==> flow/design.v <==
module buck_v1_0 #(
  parameter model_data_width = 25,
  parameter model_decimal_width = 16
)(
  input aclk, 
  input resetn, 
  input clock_enable,
  input pwm, 
  input signed [model_data_width-1:0] input_voltage,
  input signed [model_data_width-1:0] period_inductor,
  input signed [model_data_width-1:0] period_capacitor,
  input signed [model_data_width-1:0] inverse_resistor,
  output reg signed [model_data_width-1:0] inductor_current,
  output signed [model_data_width-1:0] capacitor_current,
  output signed [model_data_width-1:0] output_current,
  output reg signed [model_data_width-1:0] output_voltage  
);
  wire signed [model_data_width-1:0] voltage_diff;  
  wire signed [(model_data_width*2)-1:0] voltage_diff_intl_2width;  
  wire signed [model_data_width-1:0] voltage_diff_intl;  
  wire signed [(model_data_width*2)-1:0] capacitor_current_intc_2width;  
  wire signed [model_data_width-1:0] capacitor_current_intc;  
  wire signed [(model_data_width*2)-1:0] output_current_2width;  
  assign voltage_diff = pwm? input_voltage - output_voltage: -output_voltage;
  assign voltage_diff_intl_2width = voltage_diff * period_inductor;
  assign voltage_diff_intl = voltage_diff_intl_2width >>> model_decimal_width;
  always @(posedge aclk)
    if (!resetn)
      inductor_current <= 0;
    else 
      if (clock_enable)
        inductor_current <= inductor_current + voltage_diff_intl;
  assign capacitor_current = inductor_current - output_current;
  assign capacitor_current_intc_2width = capacitor_current * period_capacitor;
  assign capacitor_current_intc = capacitor_current_intc_2width >>> model_decimal_width;
  always @(posedge aclk)
    if (!resetn)
      output_voltage <= 0;
    else 
      if (clock_enable)
        output_voltage <= output_voltage + capacitor_current_intc;
  assign output_current_2width = output_voltage * inverse_resistor;
  assign output_current = output_current_2width >>> model_decimal_width;
endmodule
=== Tool chain data of buck_v1_0 ===
Each step is given for the RTL above and for the edited RTL.
"unedited" refers to lines of the RTL above, "edited" to lines of the edited file.
"difference" is "edited" less "unedited", of the values as shown; "relative change" is that difference over "unedited", in percent.
Cell names lack the library's common part.
The mark -- stands for no value.

* Top: buck_v1_0
* Clock: aclk
* Cell library: sky130hd
* Corner: tt_025C_1v80

=== Edit of the RTL ===
Unified diff, file above to edited file.
The edit is scripted: it alters the design's behaviour and was not made to optimise anything.

<pre>
@@ -11,5 +11,5 @@
   input signed [model_data_width-1:0] period_capacitor,
   input signed [model_data_width-1:0] inverse_resistor,
-  output reg signed [model_data_width-1:0] inductor_current,
+  output reg signed [model_data_width/2-1:0] inductor_current,
   output signed [model_data_width-1:0] capacitor_current,
   output signed [model_data_width-1:0] output_current,
</pre>

=== Elaborated design ===
Source: Yosys, flattened and elaborated, memories not mapped. Widths are those after wreduce; folded enables and synchronous resets count as part of the registers. Registers that Yosys merges into a memory's read port (data or address) are not register bits. Print and check cells do not count. Equal cells are merged and count once.

{| class="wikitable"
|+ Word-level totals
! what !! unedited !! edited !! difference !! relative change (%)
|-
| input port bits || 104 || 104 || 0 || 0.00
|-
| word-level cells || 11 || 11 || 0 || 0.00
|-
| memory bits (writable) || 0 || 0 || 0 || --
|-
| latch bits || 0 || 0 || 0 || --
|-
| output and inout port bits || 100 || 87 || -13 || -13.00
|-
| ROM bits || 0 || 0 || 0 || --
|-
| word width x clocked read ports || 0 || 0 || 0 || --
|-
| memories kept || 0 || 0 || 0 || --
|-
| register bits || 50 || 37 || -13 || -26.00
|}

{| class="wikitable"
|+ Operators by class
! what !! unedited !! edited !! difference !! relative change (%)
|-
| bitwise logic cells || 0 || 0 || 0 || --
|-
| div/mod/pow operators || 0 || 0 || 0 || --
|-
| reductions and logical operators || 0 || 0 || 0 || --
|-
| multiply operators || 3 || 3 || 0 || 0.00
|-
| eq/ne operators || 0 || 0 || 0 || --
|-
| $lt $le $gt $ge || 0 || 0 || 0 || --
|-
| multiplexer cells || 1 || 1 || 0 || 0.00
|-
| add/sub/neg operators || 5 || 5 || 0 || 0.00
|-
| shift operators || 0 || 0 || 0 || --
|}

{| class="wikitable"
|+ Operator list
! cell !! unedited !! edited !! difference !! relative change (%)
|-
| 25-bit by 25-bit multiplier with 41-bit output || 3 || 2 || -1 || -33.33
|-
| 25-bit adder || 2 || 1 || -1 || -50.00
|-
| 25-bit subtractor || 2 || 1 || -1 || -50.00
|-
| 12-bit adder || 0 || 1 || +1 || --
|-
| 25-bit by 25-bit multiplier with 28-bit output || 0 || 1 || +1 || --
|-
| 12-bit by 25-bit subtractor with 25-bit output || 0 || 1 || +1 || --
|}

Operator kinds equal on both sides are left out: 2.

=== Logic depth ===
Longest topological path by Yosys (ltp), each cell counted once; first at word level (registers and memories cut), then after technology mapping (sequential cells cut; the memories' decode and read muxes count).

{| class="wikitable"
|+ Logic depth
! what !! unedited !! edited !! difference !! relative change (%)
|-
| depth in word-level cells || 4 || 4 || 0 || 0.00
|-
| ABC_AREA || 0 || 0 || -- || --
|-
| depth in mapped cells || 84 || 81 || -3 || -3.57
|-
| depth with buffers taken out || 81 || 79 || -2 || -2.47
|}

=== Netlist ===
Yosys stat after the flow's synthesis: flattened, memories mapped to cells. It holds for the ABC_AREA given above (unset counts as 0); a run with the other value may have another netlist.

{| class="wikitable"
|+ Synthesis totals
! what !! unedited !! edited !! difference !! relative change (%)
|-
| area of sequential cells (mm^2) || 0.001001 || 0.0007407 || -0.0002603 || -26.00
|-
| mapped flip-flops || 50 || 37 || -13 || -26.00
|-
| cell count || 7210 || 6415 || -795 || -11.03
|-
| synthesis area (mm^2) || 0.0640289 || 0.0564804 || -0.0075485 || -11.79
|-
| buffer cells || 333 || 294 || -39 || -11.71
|}

{| class="wikitable"
|+ Cell types
! type !! unedited !! edited !! difference !! relative change (%)
|-
| fa_1 || 1660 || 1409 || -251 || -15.12
|-
| inv_1 || 1879 || 1688 || -191 || -10.16
|-
| nand2_1 || 999 || 860 || -139 || -13.91
|-
| and2_1 || 741 || 695 || -46 || -6.21
|-
| clkbuf_1 || 322 || 277 || -45 || -13.98
|-
| ha_1 || 482 || 449 || -33 || -6.85
|-
| nor2_1 || 186 || 153 || -33 || -17.74
|-
| a21oi_1 || 117 || 89 || -28 || -23.93
|-
| o21a_1 || 42 || 14 || -28 || -66.67
|-
| nand2b_1 || 45 || 18 || -27 || -60.00
|-
| nor2b_1 || 61 || 46 || -15 || -24.59
|-
| xnor2_1 || 184 || 171 || -13 || -7.07
|-
| dfxtp_1 || 50 || 37 || -13 || -26.00
|-
| xor2_1 || 39 || 49 || +10 || +25.64
|-
| nand4_1 || 12 || 20 || +8 || +66.67
|-
| o21ai_1 || 12 || 4 || -8 || -66.67
|-
| a31oi_1 || 11 || 19 || +8 || +72.73
|-
| o21ai_0 || 43 || 50 || +7 || +16.28
|}

Cell types equal on both sides are left out: 10.
The list need not be complete.

=== Timing after synthesis ===
OpenSTA on the mapped netlist: ideal clock, no wires. The path of least setup slack (recovery checks aside). Input and output delay are each 20% of the period. Register names are those of the netlist, which keeps one name where synthesis merged equal registers.

{| class="wikitable"
|+ Path post-synthesis
! what !! unedited !! edited !! difference !! relative change (%)
|-
| path type || input-to-reg || input-to-reg || -- || --
|-
| start point || in inverse_resistor[4] || in inverse_resistor[2] || -- || --
|-
| end point || reg output_voltage[24] || reg output_voltage[24] || -- || --
|-
| required time (ns) || 27.929 || 27.930 || +0.001 || 0.00
|-
| period (ns) || 28.0 || 28.0 || 0.0 || 0.00
|-
| input delay (ns) || 5.600 || 5.600 || 0.000 || 0.00
|-
| stages on the path || 72 || 70 || -2 || -2.78
|-
| buffers on the path || 2 || 2 || 0 || 0.00
|-
| slack (ns) || 5.886 || 5.479 || -0.407 || --
|-
| setup time (ns) || 0.071 || 0.070 || -0.001 || --
|-
| launch time at the first pin (ns) || 5.600 || 5.600 || 0.000 || 0.00
|-
| delay of the path (ns) || 16.514 || 16.921 || +0.407 || +2.46
|-
| arrival (ns) || 22.043 || 22.451 || +0.408 || +1.85
|-
| period reached after synthesis (ns) || 22.114 || 22.521 || +0.407 || +1.84
|}

"delay of the path" = arrival - input delay + setup time.
"stages on the path": output pins that drive a net of the path, with the launching flip-flop's if there is one; two outputs of one cell count as two.
"period reached after synthesis" is the clock period less the worst setup slack; recovery checks do not enter. This is arithmetic on one report: input and output delays are still those of the set period (20% each).
The rows between start and end are the longest chain of elaborated cells between them; the timing report does not say that the signal goes this way. Where chains are equally long, one stands for them.
Each line given opens the expression or statement behind the cell; cells for indexed reads and writes are added by Yosys, which also makes memories of some case tables.

Between the ends, post-synthesis, unedited:
* Cell sequence: clkbuf_1 > nand2_1 > fa_1 > fa_1 > fa_1 > inv_1 > ha_1 > fa_1 > fa_1 > inv_1 > fa_1 > inv_1 > ha_1 > a21oi_1 > a2bb2oi_1 > o211ai_1 > a221oi_1 > a21oi_1 > [36 not listed] > xnor2_1 > ha_1 > or3_1 > a311o_1 > a31oi_1 > nor2b_1 > nor3_1 > o21ai_1 > a31oi_1 > nor2b_1 > o21a_1 > nor2_1 > nor2b_1 > o21ai_0 > nand2b_1 > and3_1 > or4_1 > a21oi_1
* Length of the longest elaborated chain: 4
* Elaborated cells on any way between the ends: 4
* Source lines of those cells: 4
* Classes of those cells: add/sub: 2; mul: 2

{| class="wikitable"
|+ RTL lines, path post-synthesis, unedited
! what !! RTL line !! text
|-
| start: declaration || 12 || <nowiki>input signed [model_data_width-1:0] inverse_resistor,</nowiki>
|-
| 25-bit by 25-bit multiplier with 41-bit output || 42 || <nowiki>assign output_current_2width = output_voltage * inverse_resistor;</nowiki>
|-
| 25-bit subtractor || 33 || <nowiki>assign capacitor_current = inductor_current - output_current;</nowiki>
|-
| 25-bit by 25-bit multiplier with 41-bit output || 34 || <nowiki>assign capacitor_current_intc_2width = capacitor_current * period_capacitor;</nowiki>
|-
| 25-bit adder || 41 || <nowiki>output_voltage <= output_voltage + capacitor_current_intc;</nowiki>
|-
| end: assignment || 38 || <nowiki>output_voltage <= 0;</nowiki>
|-
| end: assignment || 41 ||
|-
| end: declaration || 16 || <nowiki>output reg signed [model_data_width-1:0] output_voltage</nowiki>
|}

Nets of the timed path that keep an RTL name, with a line that drives or declares them; the list need not be complete.

{| class="wikitable"
|+ Nets with RTL names, path post-synthesis, unedited
! net !! RTL line
|-
| capacitor_current[15] || 33
|}

Between the ends, post-synthesis, edited:
* Cell sequence: clkbuf_1 > and2_1 > fa_1 > inv_1 > fa_1 > fa_1 > inv_1 > ha_1 > fa_1 > fa_1 > inv_1 > fa_1 > inv_1 > ha_1 > nand4_1 > o311ai_4 > a21oi_1 > nor2b_1 > [34 not listed] > a21o_1 > a21oi_1 > o21bai_1 > a211oi_1 > nor2_1 > o41ai_1 > o2111ai_1 > a31oi_1 > nor2b_1 > o21a_1 > o21a_1 > o21ai_0 > nand2b_1 > a21o_1 > a21oi_1 > xnor2_1 > or3_1 > a21oi_1
* Length of the longest elaborated chain: 4
* Elaborated cells on any way between the ends: 4
* Source lines of those cells: 4
* Classes of those cells: add/sub: 2; mul: 2

{| class="wikitable"
|+ RTL lines, path post-synthesis, edited
! what !! RTL line !! text
|-
| start: declaration || 12 || <nowiki>input signed [model_data_width-1:0] inverse_resistor,</nowiki>
|-
| 25-bit by 25-bit multiplier with 41-bit output || 42 || <nowiki>assign output_current_2width = output_voltage * inverse_resistor;</nowiki>
|-
| 12-bit by 25-bit subtractor with 25-bit output || 33 || <nowiki>assign capacitor_current = inductor_current - output_current;</nowiki>
|-
| 25-bit by 25-bit multiplier with 41-bit output || 34 || <nowiki>assign capacitor_current_intc_2width = capacitor_current * period_capacitor;</nowiki>
|-
| 25-bit adder || 41 || <nowiki>output_voltage <= output_voltage + capacitor_current_intc;</nowiki>
|-
| end: assignment || 38 || <nowiki>output_voltage <= 0;</nowiki>
|-
| end: assignment || 41 ||
|-
| end: declaration || 16 || <nowiki>output reg signed [model_data_width-1:0] output_voltage</nowiki>
|}

{| class="wikitable"
|+ Nets with RTL names, path post-synthesis, edited
! net !! RTL line
|-
| output_current[0] || 42
|}

=== Timing after layout ===
Path of least setup slack in the final report of each run of pair 1 (OpenROAD, finished layout, wires in). Where an end is a register, its clock arrival counts in the times.

{| class="wikitable"
|+ Path after layout
! what !! unedited !! edited !! difference !! relative change (%)
|-
| path type || input-to-reg || input-to-reg || -- || --
|-
| start point || in inverse_resistor[1] || in inverse_resistor[2] || -- || --
|-
| end point || reg output_voltage[24] || reg output_voltage[24] || -- || --
|-
| input delay (ns) || 5.60 || 5.60 || 0.00 || 0.00
|-
| buffers on the path || 1 || 2 || +1 || +100.00
|-
| arrival (ns) || 25.25 || 25.77 || +0.52 || +2.06
|-
| slack (ns) || 2.99 || 2.46 || -0.53 || --
|-
| period (ns) || 28.0 || 28.0 || 0.0 || 0.00
|-
| required time (ns) || 28.24 || 28.22 || -0.02 || -0.07
|-
| setup time (ns) || 0.07 || 0.07 || 0.00 || --
|-
| launch time at the first pin (ns) || 5.60 || 5.60 || 0.00 || 0.00
|-
| stages on the path || 71 || 77 || +6 || +8.45
|}

The rows between start and end are the longest chain of elaborated cells between them; the timing report does not say that the signal goes this way. Where chains are equally long, one stands for them.

Between the ends, after layout, unedited:
* Cell sequence: clkdlybuf4s50_1 > and2_1 > fa_1 > inv_1 > fa_1 > fa_1 > inv_1 > ha_1 > fa_1 > fa_1 > inv_1 > fa_1 > inv_1 > ha_1 > a21oi_1 > a2bb2oi_1 > o211ai_1 > a221oi_1 > [35 not listed] > xnor2_1 > ha_1 > or3_1 > a311o_1 > a31oi_1 > nor2b_1 > nor3_1 > o21ai_1 > a31oi_1 > nor2b_1 > o21a_1 > nor2_1 > nor2b_1 > o21ai_0 > nand2b_1 > and3_1 > or4_1 > a21oi_1
* Length of the longest elaborated chain: 4
* Elaborated cells on any way between the ends: 4
* Source lines of those cells: 4
* Classes of those cells: add/sub: 2; mul: 2

{| class="wikitable"
|+ RTL lines, path after layout, unedited
! what !! RTL line !! text
|-
| start: declaration || 12 || <nowiki>input signed [model_data_width-1:0] inverse_resistor,</nowiki>
|-
| 25-bit by 25-bit multiplier with 41-bit output || 42 || <nowiki>assign output_current_2width = output_voltage * inverse_resistor;</nowiki>
|-
| 25-bit subtractor || 33 || <nowiki>assign capacitor_current = inductor_current - output_current;</nowiki>
|-
| 25-bit by 25-bit multiplier with 41-bit output || 34 || <nowiki>assign capacitor_current_intc_2width = capacitor_current * period_capacitor;</nowiki>
|-
| 25-bit adder || 41 || <nowiki>output_voltage <= output_voltage + capacitor_current_intc;</nowiki>
|-
| end: assignment || 38 || <nowiki>output_voltage <= 0;</nowiki>
|-
| end: assignment || 41 ||
|-
| end: declaration || 16 || <nowiki>output reg signed [model_data_width-1:0] output_voltage</nowiki>
|}

Between the ends, after layout, edited:
* Cell sequence: clkdlybuf4s50_1 > and2_1 > fa_1 > inv_1 > fa_1 > inv_1 > fa_1 > ha_1 > fa_1 > inv_1 > fa_1 > inv_1 > fa_1 > ha_1 > a21o_1 > a21o_2 > a21oi_2 > o311ai_4 > [41 not listed] > a21o_1 > a21oi_1 > o21bai_1 > a211oi_1 > nor2_1 > o41ai_1 > o2111ai_1 > a31oi_1 > nor2b_1 > o21a_1 > o21a_1 > o21ai_0 > nand2b_1 > a21o_1 > a21oi_1 > xnor2_1 > or3_1 > a21oi_1
* Length of the longest elaborated chain: 4
* Elaborated cells on any way between the ends: 4
* Source lines of those cells: 4
* Classes of those cells: add/sub: 2; mul: 2

{| class="wikitable"
|+ RTL lines, path after layout, edited
! what !! RTL line !! text
|-
| start: declaration || 12 || <nowiki>input signed [model_data_width-1:0] inverse_resistor,</nowiki>
|-
| 25-bit by 25-bit multiplier with 41-bit output || 42 || <nowiki>assign output_current_2width = output_voltage * inverse_resistor;</nowiki>
|-
| 12-bit by 25-bit subtractor with 25-bit output || 33 || <nowiki>assign capacitor_current = inductor_current - output_current;</nowiki>
|-
| 25-bit by 25-bit multiplier with 41-bit output || 34 || <nowiki>assign capacitor_current_intc_2width = capacitor_current * period_capacitor;</nowiki>
|-
| 25-bit adder || 41 || <nowiki>output_voltage <= output_voltage + capacitor_current_intc;</nowiki>
|-
| end: assignment || 38 || <nowiki>output_voltage <= 0;</nowiki>
|-
| end: assignment || 41 ||
|-
| end: declaration || 16 || <nowiki>output reg signed [model_data_width-1:0] output_voltage</nowiki>
|}

=== Measured runs ===
Runs of the flow (Yosys, OpenROAD) on both versions; the two runs of a pair have the same settings. The constraints put input and output delay at 20% of the set period each and load the outputs with 0.01 pF.

Flow settings, pair 1:
* CORE_UTILIZATION: 40
* period_ns: 28.0
* CAP_MARGIN: 20
* CORE_MARGIN: 2
* SLEW_MARGIN: 20

{| class="wikitable"
|+ Results, pair 1
! what !! unedited !! edited !! difference !! relative change (%)
|-
| setup slack of the critical path (ns) || 2.989 || 2.455 || -0.534 || --
|-
| chip area after synthesis (Yosys) (mm^2) || 0.0640289 || 0.0564804 || -0.0075485 || -11.79
|-
| achieved clock period (ns) || 25.011 || 25.545 || +0.534 || +2.14
|-
| worst hold slack after layout (ns) || 0.510 || 0.550 || +0.040 || --
|-
| overall die area (mm^2) || 0.163289 || 0.144221 || -0.019068 || -11.68
|-
| utilization (%) || 43.3 || 43.4 || +0.1 || --
|-
| total negative slack (ns) || 0.000 || 0.000 || 0.000 || --
|-
| standard-cell area after layout (mm^2) || 0.0687609 || 0.0606382 || -0.0081227 || -11.81
|}

Flow settings, pair 2:
* CELL_PAD_IN_SITES_DETAIL_PLACEMENT: 1
* CORE_MARGIN: 10
* CORE_UTILIZATION: 56
* GPL_ROUTABILITY_DRIVEN: 1
* MAX_ROUTING_LAYER: met4
* PLACE_DENSITY: 0.57
* TNS_END_PERCENT: 5
* period_ns: 24.9
* CAP_MARGIN: 20
* SLEW_MARGIN: 20

{| class="wikitable"
|+ Results, pair 2
! what !! unedited !! edited !! difference !! relative change (%)
|-
| setup slack of the critical path (ns) || 1.149 || 0.943 || -0.206 || --
|-
| chip area after synthesis (Yosys) (mm^2) || 0.0640289 || 0.0564804 || -0.0075485 || -11.79
|-
| achieved clock period (ns) || 23.751 || 23.957 || +0.206 || +0.87
|-
| worst hold slack after layout (ns) || 0.524 || 0.548 || +0.024 || --
|-
| overall die area (mm^2) || 0.128264 || 0.11396 || -0.014304 || -11.15
|-
| utilization (%) || 60.3 || 60.0 || -0.3 || --
|-
| total negative slack (ns) || 0.000 || 0.000 || 0.000 || --
|-
| standard-cell area after layout (mm^2) || 0.0681078 || 0.0601227 || -0.0079851 || -11.72
|}

"achieved clock period" = clock period - worst setup slack. The figure is calculated, with input and output delays left at 20% of the set period.
